==> flow/design.v <==
module divfreq(clk, rst, clk1kHz);
input clk;
input rst;
output clk1kHz;
reg [20:0]count;
reg clk1kHz_q;
assign clk1kHz = (count >= 21'd24) && !clk1kHz_q;
always @(posedge clk)begin
	if (rst) begin
		count <= 0;
		clk1kHz_q <= 0;
	end else if(count < 24)begin
		count <= count + 1'd1;
	end else begin
		clk1kHz_q <= !clk1kHz_q;
		count <= 0;
	end
end
endmodule
module divfreq20(clk, rst, clk20Hz);
input clk;
input rst;
output clk20Hz;
reg [20:0]count20;
reg clk20Hz_q;
assign clk20Hz = (count20 >= 21'd249) && !clk20Hz_q;
always @(posedge clk)begin
	if (rst) begin
		count20 <= 0;
		clk20Hz_q <= 0;
	end else if(count20 < 249)begin
		count20 <= count20 + 1'd1;
	end else begin
		clk20Hz_q <= !clk20Hz_q;
		count20 <= 0;
	end
end
endmodule
module Barrido_filas(clk, rst, clk20Hz, fil);
	input clk;
	input rst;
	input clk20Hz;
	output reg [3:0] fil;
	reg [1:0] contador;
	always @(posedge clk) begin
		if (rst) begin
			contador <= 'b0;
			fil <= 'b0000;
		end else if (clk20Hz) begin
			case(contador)
				'b00: fil <= 'b1000;
				'b01: fil <= 'b0100;
				'b10: fil <= 'b0010;
				'b11: fil <= 'b0001;
			endcase
			contador <= contador + 'b1;
		end
	end
endmodule
module Comparador_col(clk, rst, fil, col, tecla);
	input clk;
	input rst;
	input [3:0]fil;
	input [3:0]col;
	output reg [3:0] tecla;
	reg [3:0] tecla_q;
	always @(*) begin
		tecla = tecla_q;
		if(col == 'b1000)begin  
			case(fil)
				'b1000: tecla = 'd15;
				'b0100: tecla = 'd1;
				'b0010: tecla = 'd4;
				'b0001: tecla = 'd7;
			default: tecla = 'd15;
			endcase
		end if (col == 'b0100)begin  
			case(fil)
				'b1000: tecla = 'd0;
				'b0100: tecla = 'd2;
				'b0010: tecla = 'd5;
				'b0001: tecla = 'd8;
			default: tecla = 'd15;
			endcase
		end if (col == 'b0010)begin  
			case(fil)
				'b1000: tecla = 'd14;
				'b0100: tecla = 'd3;
				'b0010: tecla = 'd6;
				'b0001: tecla = 'd9;
			default: tecla = 'd15;
			endcase
		end if (col == 'b0001)begin  
			case(fil)
				'b1000: tecla = 'd13;
				'b0100: tecla = 'd10;
				'b0010: tecla = 'd11;
				'b0001: tecla = 'd12;
			default: tecla = 'd15;
			endcase
		end
	end
	always @(posedge clk) begin
		if (rst) tecla_q <= 'd15;
		else tecla_q <= tecla;
	end
endmodule
module Conversor(tecla, CSseg);
	input [3:0] tecla;
	output reg [6:0] CSseg;
	parameter segmin = 7'b1111110;  
	parameter segplus = 7'b1101100;  
	parameter segdiv = 7'b1011011;  
	parameter segmult = 7'b1001000;  
	parameter seg0 = 7'b0000001;  
	parameter seg1 = 7'b1001111;  
	parameter seg2 = 7'b0010010;  
	parameter seg3 = 7'b0000110;  
	parameter seg4 = 7'b1001100;  
	parameter seg5 = 7'b0100100;  
	parameter seg6 = 7'b0100000;  
	parameter seg7 = 7'b0001111;  
	parameter seg8 = 7'b0000000;  
	parameter seg9 = 7'b0000100;  
	parameter segA = 7'b0001000;  
	parameter segb = 7'b1100000;  
	parameter segC = 7'b0110001;  
	parameter segd = 7'b1000010;  
	parameter segE = 7'b0110000;  
	parameter segF = 7'b0111000;  
	parameter sego = 7'b1100010;  
	parameter segh = 7'b1101000;  
	parameter segeq = 7'b1110110;  
	parameter nul = 7'b1111111; 
	always @(*)begin
			case(tecla)
				4'b0000: CSseg = seg0;
				4'b0001: CSseg = seg1;
				4'b0010: CSseg = seg2;
				4'b0011: CSseg = seg3;
				4'b0100: CSseg = seg4;
				4'b0101: CSseg = seg5;
				4'b0110: CSseg = seg6;
				4'b0111: CSseg = seg7;
				4'b1000: CSseg = seg8;
				4'b1001: CSseg = seg9;
				4'b1010: CSseg = segplus;
				4'b1011: CSseg = segmin;
				4'b1100: CSseg = segmult;
				4'b1101: CSseg = segdiv;
				4'b1110: CSseg = segeq;
				4'b1111: CSseg = nul;
			endcase
	end
endmodule
module Barrido_displays(clk, rst, btn, btnres, CSseg, clk1kHz, dres, signo_resultado, Sseg, anodos, Ssegnum1, Ssegnum2, operador, signo1);
	input clk;
	input rst;
	input btn;
	input btnres;
	input [6:0] CSseg;
	input clk1kHz;
	input [23:0] dres;
	input [1:0] signo_resultado;
	output reg [6:0] Sseg;
	output reg [7:0] anodos;
	output reg [20:0] Ssegnum1;
	output reg [20:0] Ssegnum2;
	output reg [6:0] operador;
	output reg [6:0] signo1;	
	reg [6:0] Sseg0;
	reg [6:0] Sseg1;
	reg [6:0] Sseg2;
	reg [6:0] Sseg3;
	reg [6:0] Sseg4;
	reg [6:0] Sseg5;
	reg [6:0] Sseg6;
	reg [6:0] Sseg7;
	parameter segmin = 7'b1111110;  
	parameter segplus = 7'b1101100;  
	parameter segdiv = 7'b1011011;  
	parameter segmult = 7'b1001000;  
	parameter seg0 = 7'b0000001;  
	parameter seg1 = 7'b1001111;  
	parameter seg2 = 7'b0010010;  
	parameter seg3 = 7'b0000110;  
	parameter seg4 = 7'b1001100;  
	parameter seg5 = 7'b0100100;  
	parameter seg6 = 7'b0100000;  
	parameter seg7 = 7'b0001111;  
	parameter seg8 = 7'b0000000;  
	parameter seg9 = 7'b0000100;  
	parameter segeq = 7'b1110110;  
	parameter nul = 7'b1111111; 
	reg [2:0]contadorbar;
	reg btnON;
	reg btnresON;
	reg estado;
	reg [2:0]posdisplay;
	always @(posedge clk) begin
	if (rst) begin
		contadorbar = 3'b0;
		Sseg0 = nul;
		Sseg1 = nul;
		Sseg2 = nul;
		Sseg3 = nul;
		Sseg4 = nul;
		Sseg5 = nul;
		Sseg6 = nul;
		Sseg7 = nul;
		btnON = 1'b0;
		btnresON = 'b0;
		estado = 'b0;
		posdisplay = 'b0;
		anodos <= 8'b11111111;
		Sseg <= nul;
		Ssegnum1 <= {nul, nul, nul};
		Ssegnum2 <= {nul, nul, nul};
		signo1 <= nul;
		operador <= nul;
	end else if (clk1kHz) begin
		if (btnres == 'b0 && btnresON == 'b0)begin
			estado = ~estado;
			btnresON = 'b1;
		end
		if (btnres == 'b1) begin
			btnresON = 'b0;
		end
		contadorbar = contadorbar + 1'b1;
		case(contadorbar)
			3'b000: begin anodos <= 8'b11111110; Sseg <= Sseg0; end
			3'b001: begin anodos <= 8'b11111101; Sseg <= Sseg1; end
			3'b010: begin anodos <= 8'b11111011; Sseg <= Sseg2; end
			3'b011: begin anodos <= 8'b11110111; Sseg <= Sseg3; end
			3'b100: begin anodos <= 8'b11101111; Sseg <= Sseg4; end
			3'b101: begin anodos <= 8'b11011111; Sseg <= Sseg5; end
			3'b110: begin anodos <= 8'b10111111; Sseg <= Sseg6; end
			3'b111: begin anodos <= 8'b01111111; Sseg <= Sseg7; end
		endcase
		if (estado == 0)begin
		if (btn == 'b0 && btnON == 'b0)begin
			posdisplay = posdisplay + 'b1;
			btnON = 'b1;
		end
		if (btn == 'b1) begin
			btnON = 'b0;
		end
		case(posdisplay)
			3'b000: Sseg7 = CSseg;
			3'b001: Sseg6 = CSseg;
			3'b010: Sseg5 = CSseg;
			3'b011: Sseg4 = CSseg;
			3'b100: Sseg3 = CSseg;
			3'b101: Sseg2 = CSseg;
			3'b110: Sseg1 = CSseg;
			3'b111: Sseg0 = CSseg;
		endcase 
		Ssegnum1 <= {Sseg6, Sseg5, Sseg4};
		Ssegnum2 <= {Sseg2, Sseg1, Sseg0};
		signo1 <= Sseg7;
		operador <= Sseg3;
		end
		if (estado == 1) begin
			if(signo_resultado == 2)begin
			Sseg0 = 7'b0110001;  
			Sseg1 = seg0;	 
			Sseg2 = 7'b0110001;	 
			Sseg3 = 7'b0110001;	 
			Sseg4 = 7'b0110000;	 
			Sseg5 = nul;
			Sseg6 = nul;
			Sseg7 = nul;
			end else begin
			case(dres[3:0])
				4'b0000: Sseg0 = seg0;
				4'b0001: Sseg0 = seg1;
				4'b0010: Sseg0 = seg2;
				4'b0011: Sseg0 = seg3;
				4'b0100: Sseg0 = seg4;
				4'b0101: Sseg0 = seg5;
				4'b0110: Sseg0 = seg6;
				4'b0111: Sseg0 = seg7;
				4'b1000: Sseg0 = seg8;
				4'b1001: Sseg0 = seg9;
				default: Sseg0 = nul;
			endcase
			case(dres[7:4])
				4'b0000: Sseg1 = seg0;
				4'b0001: Sseg1 = seg1;
				4'b0010: Sseg1 = seg2;
				4'b0011: Sseg1 = seg3;
				4'b0100: Sseg1 = seg4;
				4'b0101: Sseg1 = seg5;
				4'b0110: Sseg1 = seg6;
				4'b0111: Sseg1 = seg7;
				4'b1000: Sseg1 = seg8;
				4'b1001: Sseg1 = seg9;
				default: Sseg1 = nul;
			endcase
			case(dres[11:8])
				4'b0000: Sseg2 = seg0;
				4'b0001: Sseg2 = seg1;
				4'b0010: Sseg2 = seg2;
				4'b0011: Sseg2 = seg3;
				4'b0100: Sseg2 = seg4;
				4'b0101: Sseg2 = seg5;
				4'b0110: Sseg2 = seg6;
				4'b0111: Sseg2 = seg7;
				4'b1000: Sseg2 = seg8;
				4'b1001: Sseg2 = seg9;
				default: Sseg2 = nul;
			endcase
			case(dres[15:12])
				4'b0000: Sseg3 = seg0;
				4'b0001: Sseg3 = seg1;
				4'b0010: Sseg3 = seg2;
				4'b0011: Sseg3 = seg3;
				4'b0100: Sseg3 = seg4;
				4'b0101: Sseg3 = seg5;
				4'b0110: Sseg3 = seg6;
				4'b0111: Sseg3 = seg7;
				4'b1000: Sseg3 = seg8;
				4'b1001: Sseg3 = seg9;
				default: Sseg3 = nul;
			endcase
			case(dres[19:16])
				4'b0000: Sseg4 = seg0;
				4'b0001: Sseg4 = seg1;
				4'b0010: Sseg4 = seg2;
				4'b0011: Sseg4 = seg3;
				4'b0100: Sseg4 = seg4;
				4'b0101: Sseg4 = seg5;
				4'b0110: Sseg4 = seg6;
				4'b0111: Sseg4 = seg7;
				4'b1000: Sseg4 = seg8;
				4'b1001: Sseg4 = seg9;
				default: Sseg4 = nul;
			endcase
			case(dres[23:20])
				4'b0000: Sseg5 = seg0;
				4'b0001: Sseg5 = seg1;
				4'b0010: Sseg5 = seg2;
				4'b0011: Sseg5 = seg3;
				4'b0100: Sseg5 = seg4;
				4'b0101: Sseg5 = seg5;
				4'b0110: Sseg5 = seg6;
				4'b0111: Sseg5 = seg7;
				4'b1000: Sseg5 = seg8;
				4'b1001: Sseg5 = seg9;
				default: Sseg5 = nul;
			endcase
			if(signo_resultado == 0) begin
				Sseg6 = nul;
				Sseg7 = nul;
			end else begin 
				Sseg6 = segmin;
				Sseg7 = nul;
			end
			end		
		end
	end
	end
endmodule
module Ssegtobin (clk, rst, Ssegnum1, Ssegnum2, signo1, operador, num1, num2, sig1, oper);
	input clk;
	input rst;
	input [20:0] Ssegnum1;
	input [20:0] Ssegnum2;
	input [6:0] signo1;
	input [6:0] operador;
	output reg [9:0] num1;
	output reg [9:0] num2;
	output reg sig1;
	output reg [1:0] oper;
	reg [3:0] digit11;
	reg [3:0] digit12;
	reg [3:0] digit13;
	reg [3:0] digit21;
	reg [3:0] digit22;
	reg [3:0] digit23;
	parameter [6:0] segmin = 7'b1111110;  
	parameter [6:0] segplus = 7'b1101100;  
	parameter [6:0] segdiv = 7'b1011011;  
	parameter [6:0] segmult = 7'b1001000;  
	parameter [6:0] seg0 = 7'b0000001;  
	parameter [6:0] seg1 = 7'b1001111;  
	parameter [6:0] seg2 = 7'b0010010;  
	parameter [6:0] seg3 = 7'b0000110;  
	parameter [6:0] seg4 = 7'b1001100;  
	parameter [6:0] seg5 = 7'b0100100;  
	parameter [6:0] seg6 = 7'b0100000;  
	parameter [6:0] seg7 = 7'b0001111;  
	parameter [6:0] seg8 = 7'b0000000;  
	parameter [6:0] seg9 = 7'b0000100;  
	parameter [6:0] nul = 7'b1111111; 
	reg [3:0] digit11_q;
	reg [3:0] digit12_q;
	reg [3:0] digit13_q;
	reg [3:0] digit21_q;
	reg [3:0] digit22_q;
	reg [3:0] digit23_q;
	reg [1:0] oper_q;
	always @(posedge clk) begin
		if (rst) begin
			digit11_q <= 'b0;
			digit12_q <= 'b0;
			digit13_q <= 'b0;
			digit21_q <= 'b0;
			digit22_q <= 'b0;
			digit23_q <= 'b0;
			oper_q <= 'b0;
		end else begin
			digit11_q <= digit11;
			digit12_q <= digit12;
			digit13_q <= digit13;
			digit21_q <= digit21;
			digit22_q <= digit22;
			digit23_q <= digit23;
			oper_q <= oper;
		end
	end
	always @(*)begin
		digit11 = digit11_q;
		digit12 = digit12_q;
		digit13 = digit13_q;
		digit21 = digit21_q;
		digit22 = digit22_q;
		digit23 = digit23_q;
		oper = oper_q;
		case(Ssegnum1[6:0])
			seg0: digit13 = 'd0;
			seg1: digit13 = 'd1;
			seg2: digit13 = 'd2;
			seg3: digit13 = 'd3;
			seg4: digit13 = 'd4;
			seg5: digit13 = 'd5;
			seg6: digit13 = 'd6;
			seg7: digit13 = 'd7;
			seg8: digit13 = 'd8;
			seg9: digit13 = 'd9;
			default: ;
		endcase
		case(Ssegnum1[13:7])
			seg0: digit12 = 'd0;
			seg1: digit12 = 'd1;
			seg2: digit12 = 'd2;
			seg3: digit12 = 'd3;
			seg4: digit12 = 'd4;
			seg5: digit12 = 'd5;
			seg6: digit12 = 'd6;
			seg7: digit12 = 'd7;
			seg8: digit12 = 'd8;
			seg9: digit12 = 'd9;
			default: ;
		endcase
		case(Ssegnum1[20:14])
			seg0: digit11 = 'd0;
			seg1: digit11 = 'd1;
			seg2: digit11 = 'd2;
			seg3: digit11 = 'd3;
			seg4: digit11 = 'd4;
			seg5: digit11 = 'd5;
			seg6: digit11 = 'd6;
			seg7: digit11 = 'd7;
			seg8: digit11 = 'd8;
			seg9: digit11 = 'd9;
			default: ;
		endcase
		case(Ssegnum2[6:0])
			seg0: digit23 = 'd0;
			seg1: digit23 = 'd1;
			seg2: digit23 = 'd2;
			seg3: digit23 = 'd3;
			seg4: digit23 = 'd4;
			seg5: digit23 = 'd5;
			seg6: digit23 = 'd6;
			seg7: digit23 = 'd7;
			seg8: digit23 = 'd8;
			seg9: digit23 = 'd9;
			default: ;
		endcase
		case(Ssegnum2[13:7])
			seg0: digit22 = 'd0;
			seg1: digit22 = 'd1;
			seg2: digit22 = 'd2;
			seg3: digit22 = 'd3;
			seg4: digit22 = 'd4;
			seg5: digit22 = 'd5;
			seg6: digit22 = 'd6;
			seg7: digit22 = 'd7;
			seg8: digit22 = 'd8;
			seg9: digit22 = 'd9;
			default: ;
		endcase
		case(Ssegnum2[20:14])
			seg0: digit21 = 'd0;
			seg1: digit21 = 'd1;
			seg2: digit21 = 'd2;
			seg3: digit21 = 'd3;
			seg4: digit21 = 'd4;
			seg5: digit21 = 'd5;
			seg6: digit21 = 'd6;
			seg7: digit21 = 'd7;
			seg8: digit21 = 'd8;
			seg9: digit21 = 'd9;
			default: ;
		endcase
		case(operador)
			segplus: oper = 'd0;
			segmin:  oper = 'd1;
			segmult: oper = 'd2;
			segdiv:  oper = 'd3;
			default: ;
		endcase
		sig1 = (signo1 == nul) ? 'd0:'d1;
		num1 = (digit11 * 'd100) + (digit12 * 'd10) + digit13;
		num2 = (digit21 * 'd100) + (digit22 * 'd10) + digit23;
	end
endmodule
module Operacion (num1, num2, sig1, oper, resultado, signo_resultado);
	input [9:0]num1;
	input [9:0]num2;
	input sig1;
	input [1:0]oper;
	output reg [19:0] resultado;
	output reg [1:0] signo_resultado;
	always @(*)begin
		resultado = 'd0;
		signo_resultado = 'd0;
		case(oper)
			'd0: begin	if (sig1 == 0) begin  
						resultado = num1 + num2;
						signo_resultado = 'd0;
					end else begin
						if (num1 > num2)begin
							resultado = num1 - num2;
							signo_resultado = 'd1;
						end else begin
							resultado = num2 - num1;
							signo_resultado = 'd0;
						end
					end
				end
			'd1: begin	if (sig1 == 1) begin  
						resultado = num1 + num2;
						signo_resultado = 'd1;
					end else begin
						if (num2 > num1)begin
							resultado = num2 - num1;
							signo_resultado = 'd1;
						end else begin
							resultado = num1 - num2;
							signo_resultado = 'd0;
						end
					end
				end
			'd2: begin resultado = num1*num2;
							if (sig1 == 0) begin  
								signo_resultado = 'd0;
							end else signo_resultado = 'd1;
			end
			'd3: begin if(num2 != 0 && num1 % num2 == 0) begin  
								resultado = num1/num2;
								if (sig1 == 0) begin  
									signo_resultado = 'd0;
								end else signo_resultado = 'd1;	
							end else signo_resultado = 'd2;
			end
		endcase
	end
endmodule
module Digitos_result (resultado, dres);
	input [19:0] resultado;
	output reg [23:0] dres;
	integer i;
	reg [43:0] sh;
	always @(*)begin
		sh = {24'd0, resultado};
		for (i = 0; i < 20; i = i + 1) begin
			if (sh[23:20] >= 5) sh[23:20] = sh[23:20] + 4'd3;
			if (sh[27:24] >= 5) sh[27:24] = sh[27:24] + 4'd3;
			if (sh[31:28] >= 5) sh[31:28] = sh[31:28] + 4'd3;
			if (sh[35:32] >= 5) sh[35:32] = sh[35:32] + 4'd3;
			if (sh[39:36] >= 5) sh[39:36] = sh[39:36] + 4'd3;
			if (sh[43:40] >= 5) sh[43:40] = sh[43:40] + 4'd3;
			sh = sh << 1;
		end
		dres = sh[43:20];
	end
endmodule
module Calculator2_0(clk, rst, col, btn, btnres, fil, Sseg, anodos);
	input clk;
	input rst;
	input [3:0] col;
	input btn;
	input btnres;
	output [3:0] fil;
	output [6:0] Sseg;
	output [7:0] anodos;
	wire clk1kHz;
	wire clk20Hz;
	wire [3:0]tecla;
	wire [20:0] Ssegnum1;
	wire [20:0] Ssegnum2;
	wire [6:0] signo1;
	wire [6:0] operador;
	wire [9:0] num1;
	wire [9:0] num2;
	wire sig1;
	wire [1:0] oper;
	wire [19:0] resultado;
	wire [1:0] signo_resultado;
	wire [23:0] dres;
	wire [6:0] CSseg;
	divfreq div(clk, rst, clk1kHz);
	divfreq20 div20(clk, rst, clk20Hz);
	Barrido_filas barfil(clk, rst, clk20Hz, fil);
	Comparador_col comp(clk, rst, fil, col, tecla);
	Conversor print(tecla, CSseg);
	Barrido_displays bardisp(clk, rst, btn, btnres, CSseg, clk1kHz, dres, signo_resultado, Sseg, anodos, Ssegnum1, Ssegnum2, operador, signo1);
	Ssegtobin convsegtobin(clk, rst, Ssegnum1, Ssegnum2, signo1, operador, num1, num2, sig1, oper);
	Operacion op(num1, num2, sig1, oper, resultado, signo_resultado);
	Digitos_result digres(resultado, dres);
endmodule
Step by step through the tools: Calculator2_0
What the tools print for Calculator2_0, step after step. Line numbers count from 1 in the design file above. Operators carry their Yosys type and port widths (W data, S select, Z words). Cell names lack the library's common part. Not given: -

Design top: Calculator2_0. Clock port: clk. Library: sky130hd. Timing corner: tt_025C_1v80.

After elaboration
Source: Yosys, flattened and elaborated, memories not mapped. Widths are those after wreduce. Registers that Yosys merges into a memory's read port (data or address) are not register bits. Print and check cells do not count. Yosys's memory passes give these memory sizes; they may raise the number of words (mostly to a power of two), join words into wider ones and drop unused or constant bits.

The figure for reduce/logical cells is 35. Under magnitude comparators stands 105. The figure for $add $sub $neg is 111. The entry for bitwise operators reads 8. Equality and inequality tests: 88. $mul: 5. Under div/mod/pow operators stands 2. For multiplexer cells the number is 166.

Operators by type and width (count): $ge A4 B3 Y1 const B (93); $mux W4 (86); $mod A10 B10 Y32 (1); $add A4 B2 Y4 const B (80); $pmux W4 S10 (6); $div A10 B10 Y20 (1); $mul A10 B10 Y20 (1); $eq A7 B7 Y1 const B (17); $pmux W7 S2 (8); $mux W7 (15); $mux W20 (5); $eq A7 B3 Y1 const B (12); $eq A7 B6 Y1 const B (12); $pmux W20 S4 (1); $mul A4 B5 Y8 const B (2); $pmux W8 S8 (1); $mux W3 (21); $reduce_or A7 Y1 (8); $pmux W7 S8 (1); $pmux W4 S4 (3); $add A21 B1 Y21 const B (2); $mul A4 B3 Y7 const B (2); $eq A7 B1 Y1 const B (6); $eq A7 B4 Y1 const B (6); $eq A7 B5 Y1 const B (6); $logic_not A7 Y1 (6); $add A3 B2 Y3 const B (13); $logic_not A32 Y1 (1).

Other operator kinds: 39; their cells: 104.

The figure for elaborated cells is 560. Memory bits (read-only): 784. Under bits in registers stands 216. Under output and inout port bits stands 19. Under memories stands 7. The entry for input bits reads 8.

Memory list: (no name shown) (words 16, width 7, read ports 1, wr ports 0, line 274) `case(dres[3:0])`; (no name shown) (words 16, width 7, read ports 1, wr ports 0, line 287) `case(dres[7:4])`; (no name shown) (words 16, width 7, read ports 1, wr ports 0, line 300) `case(dres[11:8])`; (no name shown) (words 16, width 7, read ports 1, wr ports 0, line 313) `case(dres[15:12])`; (no name shown) (words 16, width 7, read ports 1, wr ports 0, line 326) `case(dres[19:16])`; (no name shown) (words 16, width 7, read ports 1, wr ports 0, line 339) `case(dres[23:20])`.

Memories not listed: 1.

Longest topological paths
Longest topological path by Yosys (ltp), each cell counted once; first at word level (registers and memories cut), then after technology mapping (sequential cells cut; the memories' decode and read muxes count).

Under depth in word-level cells stands 48. The entry for ABC_AREA reads 1. Under gate-level depth with buffers stands 684. The entry for mapped depth without buffers reads 652.

Netlist
The flow's flattened synthesis, as Yosys stat reports it; memories are mapped. The netlist is that of the ABC_AREA named above (0 if unset); the other value can give another one.

Cells by type: ha_1 (count 680, total area 8508.16 um^2); nand2_1 (count 2192, total area 8.23E+03 um^2); dfxtp_1 (count 288, total area 5765.53 um^2); inv_1 (count 1434, total area 5.38E+03 um^2); nor2_1 (count 787, total area 2.95E+03 um^2); nand3_1 (count 563, total area 2.82E+03 um^2); o21ai_0 (count 538, total area 2.69E+03 um^2); nand2_2 (count 389, total area 2.43E+03 um^2); xor2_1 (count 260, total area 2.28E+03 um^2); a21oi_1 (count 419, total area 2.1E+03 um^2); nand3_2 (count 184, total area 1.84E+03 um^2); nand4_1 (count 251, total area 1.57E+03 um^2); fa_1 (count 76, total area 1.52E+03 um^2); xnor2_1 (count 150, total area 1313.76 um^2); nand2_4 (count 98, total area 1.1E+03 um^2); nand3_4 (count 45, total area 788.256 um^2); nor2_4 (count 68, total area 765.734 um^2); nor2_2 (count 112, total area 700.672 um^2).

Other cell types: 86; their cells: 1275.

Cell count: 9809. Under flip-flop cells stands 288. The figure for synthesis area is 0.0623473 mm^2. The figure for area of sequential cells is 0.0057655 mm^2. The figure for buffer cells is 151.

Path before layout
Path of least setup slack by OpenSTA after synthesis, without wires, with an ideal clock, recovery checks aside; 20% of the period is set as input and as output delay. Where synthesis merged equal registers, the netlist keeps one of their names.

Kind: register to register. Start point: register bardisp.Ssegnum2[11]. End point: register bardisp.Sseg5[3]. For launch time at the first pin the number is 0.000 ns. Under driving pins on the path stands 652. Under clock period stands 110.0 ns. Data arrival time: 83.925 ns. Under path delay stands 84.041 ns. For setup time the number is 0.116 ns. For slack the number is 25.959 ns. Under path buffers stands 35. Under data required time stands 109.884 ns. For synthesis period reached the number is 84.041 ns.

"path delay" = arrival - input delay + setup time. "driving pins on the path": output pins that drive a net of the path, with the launching flip-flop's if there is one; two outputs of one cell count as two. "synthesis period reached" = period - worst setup slack (recovery checks aside). The figure is calculated, with input and output delays left at 20% of the set period. The rows between start and end are the longest chain of elaborated cells between them; the timing report does not say that the signal goes this way. Where chains are equally long, one stands for them. Each line given opens the expression or statement behind the cell; cells for indexed reads and writes are added by Yosys, which also makes memories of some case tables. The chain passes a memory read, where the word-level depth is cut; so it can be longer than that depth. A register here has more assigning lines than the two given.

Cells stage by stage: dfxtp_1 nor3_1 inv_1 nor3_1 or2_2 nor3_1 nand3_1 inv_1 a21oi_1 inv_1 ha_1 ha_1 fa_1 xnor2_1 ha_1 ha_1 nand2_1 nor2_1 [616 not listed] nand3_4 xor2_1 nand2_2 nand2_2 inv_2 nand2_1 and2_4 inv_1 ha_1 o21a_4 nand2_4 xor2_1 inv_1 ha_1 nor2_1 nor2_1 o21ai_1 nand2_1. The entry for length of the longest elaborated chain reads 51. The entry for elaborated cells between the ends (all ways) reads 293. Those cells by class: add/sub: 89; mul: 2; div: 2; compare: 86; eq/ne: 10; mux: 99; reduce/logical: 4; memory: 1.

RTL lines, path after synthesis: from (decl) (line 168) `output reg [20:0] Ssegnum2;`; from (assign) (line 218) `Ssegnum2 <= {nul, nul, nul};`; from (assign) (line 259) `Ssegnum2 <= {Sseg2, Sseg1, Sseg0};`; $eq A7 B3 Y1 (line 482) `case(Ssegnum2[13:7])`; $pmux W4 S10 (line 482); $mul A4 B3 Y7 (line 517) `num2 = (digit21 * 'd100) + (digit22 * 'd10) + digit23;`; $add A10 B10 Y10 (line 517); $add A10 B4 Y10 (line 517); $mod A10 B10 Y32 (line 562) `'d3: begin if(num2 != 0 && num1 % num2 == 0) begin`; $logic_not A32 Y1 (line 562); [37 not listed]; $add A4 B2 Y4 (line 583) `if (sh[35:32] >= 5) sh[35:32] = sh[35:32] + 4'd3;`; $mux W4 (line 583); $add A4 B2 Y4 (line 584) `if (sh[39:36] >= 5) sh[39:36] = sh[39:36] + 4'd3;`; $mux W4 (line 584); $mem_v2 Z16 W7 (line 339) `case(dres[23:20])`; $mux W7 (line 264) `if(signo_resultado == 2)begin`; $mux W7 (line 263) `if (estado == 1) begin`; to (assign) (line 251) `3'b010: Sseg5 = CSseg;`; to (assign) (line 270) `Sseg5 = nul;`; to (decl) (line 176) `reg [6:0] Sseg5;`.

Worst path after layout
Path of least setup slack in the final report of stored run 1 (OpenROAD, finished layout, wires in). Where an end is a register, its clock arrival counts in the times.

Kind: register to register. Start point: register bardisp.Ssegnum2[11]. End point: register bardisp.Sseg5[3]. Under path buffers stands 2. Under driving pins on the path stands 613. For launch time at the first pin the number is 0.56 ns. Under data required time stands 110.49 ns. Data arrival time: 96.82 ns. For setup time the number is 0.06 ns. For slack the number is 13.67 ns. Under clock period stands 110.0 ns.

The rows between start and end are the longest chain of elaborated cells between them; the timing report does not say that the signal goes this way. Where chains are equally long, one stands for them. The chain passes a memory read, where the word-level depth is cut; so it can be longer than that depth. A register here has more assigning lines than the two given.

Cells stage by stage: dfxtp_1 nor3_1 inv_1 nor3_1 or2_2 nor3_1 nand3_1 inv_1 a21oi_1 inv_1 ha_1 ha_1 fa_1 xnor2_1 ha_1 ha_1 nand2_1 nor2_1 [577 not listed] nand3_4 xor2_1 nand2_2 nand2_2 inv_2 nand2_1 and2_4 inv_1 ha_1 o21a_4 nand2_4 xor2_1 inv_1 ha_1 nor2_1 nor2_1 o21ai_1 nand2_1. The entry for length of the longest elaborated chain reads 51. The entry for elaborated cells between the ends (all ways) reads 293. Those cells by class: add/sub: 89; mul: 2; div: 2; compare: 86; eq/ne: 10; mux: 99; reduce/logical: 4; memory: 1.

RTL lines, path after layout: from (decl) (line 168) `output reg [20:0] Ssegnum2;`; from (assign) (line 218) `Ssegnum2 <= {nul, nul, nul};`; from (assign) (line 259) `Ssegnum2 <= {Sseg2, Sseg1, Sseg0};`; $eq A7 B3 Y1 (line 482) `case(Ssegnum2[13:7])`; $pmux W4 S10 (line 482); $mul A4 B3 Y7 (line 517) `num2 = (digit21 * 'd100) + (digit22 * 'd10) + digit23;`; $add A10 B10 Y10 (line 517); $add A10 B4 Y10 (line 517); $mod A10 B10 Y32 (line 562) `'d3: begin if(num2 != 0 && num1 % num2 == 0) begin`; $logic_not A32 Y1 (line 562); [37 not listed]; $add A4 B2 Y4 (line 583) `if (sh[35:32] >= 5) sh[35:32] = sh[35:32] + 4'd3;`; $mux W4 (line 583); $add A4 B2 Y4 (line 584) `if (sh[39:36] >= 5) sh[39:36] = sh[39:36] + 4'd3;`; $mux W4 (line 584); $mem_v2 Z16 W7 (line 339) `case(dres[23:20])`; $mux W7 (line 264) `if(signo_resultado == 2)begin`; $mux W7 (line 263) `if (estado == 1) begin`; to (assign) (line 251) `3'b010: Sseg5 = CSseg;`; to (assign) (line 270) `Sseg5 = nul;`; to (decl) (line 176) `reg [6:0] Sseg5;`.

Lab notebook: Calculator2_0

Design Calculator2_0 on sky130hd. What follows are 2 stored runs of the flow, each under its own settings; their order means nothing. The constraints put input and output delay at 20% of the set period each and load the outputs with 0.01 pF. "achieved clock period" means the clock period less the worst setup slack. The figure is calculated, with input and output delays left at 20% of the set period. "time used up by the worst setup path" means the part of the period allowed to the worst setup path (the constraints hold back 20% at inputs and 20% at outputs) less its slack; where the path has registers, the arrival times of their clocks count too.

Files of stored run 1:
==> flow/run.sh <==
#!/bin/bash
# the make line also repeats the synthesis and layout settings of config.mk as NAME=value (left out here)
make -C /OpenROAD-flow-scripts/flow DESIGN_CONFIG=/design/flow/config.mk WORK_HOME=/design/flow/orfs CLKGATE_MAP_FILE= finish
==> flow/config.mk <==
export PLATFORM = sky130hd
export DESIGN_NAME = Calculator2_0
export DESIGN_NICKNAME = Calculator2_0
export VERILOG_FILES = /design/flow/design.v
export SDC_FILE = /design/flow/constraint.sdc
export NUM_CORES = 4
export LEC_CHECK = 0
export ABC_AREA = 1
export CAP_MARGIN = 20
export CORE_ASPECT_RATIO = 0.9
export CORE_MARGIN = 9
export CORE_UTILIZATION = 40
export CTS_CLUSTER_DIAMETER = 291
export CTS_CLUSTER_SIZE = 76
export SLEW_MARGIN = 40
export TNS_END_PERCENT = 30
==> flow/constraint.sdc <==
create_clock -name core_clock -period 110.0 [get_ports {clk}]
set_input_delay 22.0000 -clock core_clock [delete_from_list [all_inputs] [get_ports {clk}]]
set_output_delay 22.0000 -clock core_clock [all_outputs]
set_load 0.01 [all_outputs]

Results of stored run 1. The synthesized cell area is 0.0623473 mm^2. The measured overall die area is 0.170423 mm^2. The std-cell area (final layout) reads 0.0648047 mm^2. The utilization after layout is 0.418. For the worst setup slack after layout the run shows 13.672 ns. For the summed negative setup slack the run shows 0.000 ns. The worst-case hold slack is 0.467 ns. The achieved clock period stands at 96.328 ns. The time used up by the worst setup path reads 96.33 ns. Critical path type: register to register.

Files of stored run 2:
==> flow/run.sh <==
#!/bin/bash
# the make line also repeats the synthesis and layout settings of config.mk as NAME=value (left out here)
make -C /OpenROAD-flow-scripts/flow DESIGN_CONFIG=/design/flow/config.mk WORK_HOME=/design/flow/orfs CLKGATE_MAP_FILE= finish
==> flow/config.mk <==
export PLATFORM = sky130hd
export DESIGN_NAME = Calculator2_0
export DESIGN_NICKNAME = Calculator2_0
export VERILOG_FILES = /design/flow/design.v
export SDC_FILE = /design/flow/constraint.sdc
export NUM_CORES = 4
export LEC_CHECK = 0
export CAP_MARGIN = 15
export CELL_PAD_IN_SITES_GLOBAL_PLACEMENT = 3
export CORE_ASPECT_RATIO = 0.62
export CORE_MARGIN = 6
export CORE_UTILIZATION = 41
export GPL_ROUTABILITY_DRIVEN = 1
export HOLD_SLACK_MARGIN = -0.07
export MIN_ROUTING_LAYER = met1
export PLACE_DENSITY_LB_ADDON = 0.01
export SETUP_SLACK_MARGIN = 5.0
export SLEW_MARGIN = 5
==> flow/constraint.sdc <==
create_clock -name core_clock -period 115.0 [get_ports {clk}]
set_input_delay 23.0000 -clock core_clock [delete_from_list [all_inputs] [get_ports {clk}]]
set_output_delay 23.0000 -clock core_clock [all_outputs]
set_load 0.01 [all_outputs]

Results of stored run 2. The synthesized cell area is 0.0570435 mm^2. The measured overall die area is 0.148482 mm^2. The std-cell area (final layout) reads 0.0621121 mm^2. The utilization after layout is 0.451. For the worst setup slack after layout the run shows 11.050 ns. For the summed negative setup slack the run shows 0.000 ns. The worst-case hold slack is 0.448 ns. The achieved clock period stands at 103.950 ns. The time used up by the worst setup path reads 103.95 ns. Critical path type: register to register.
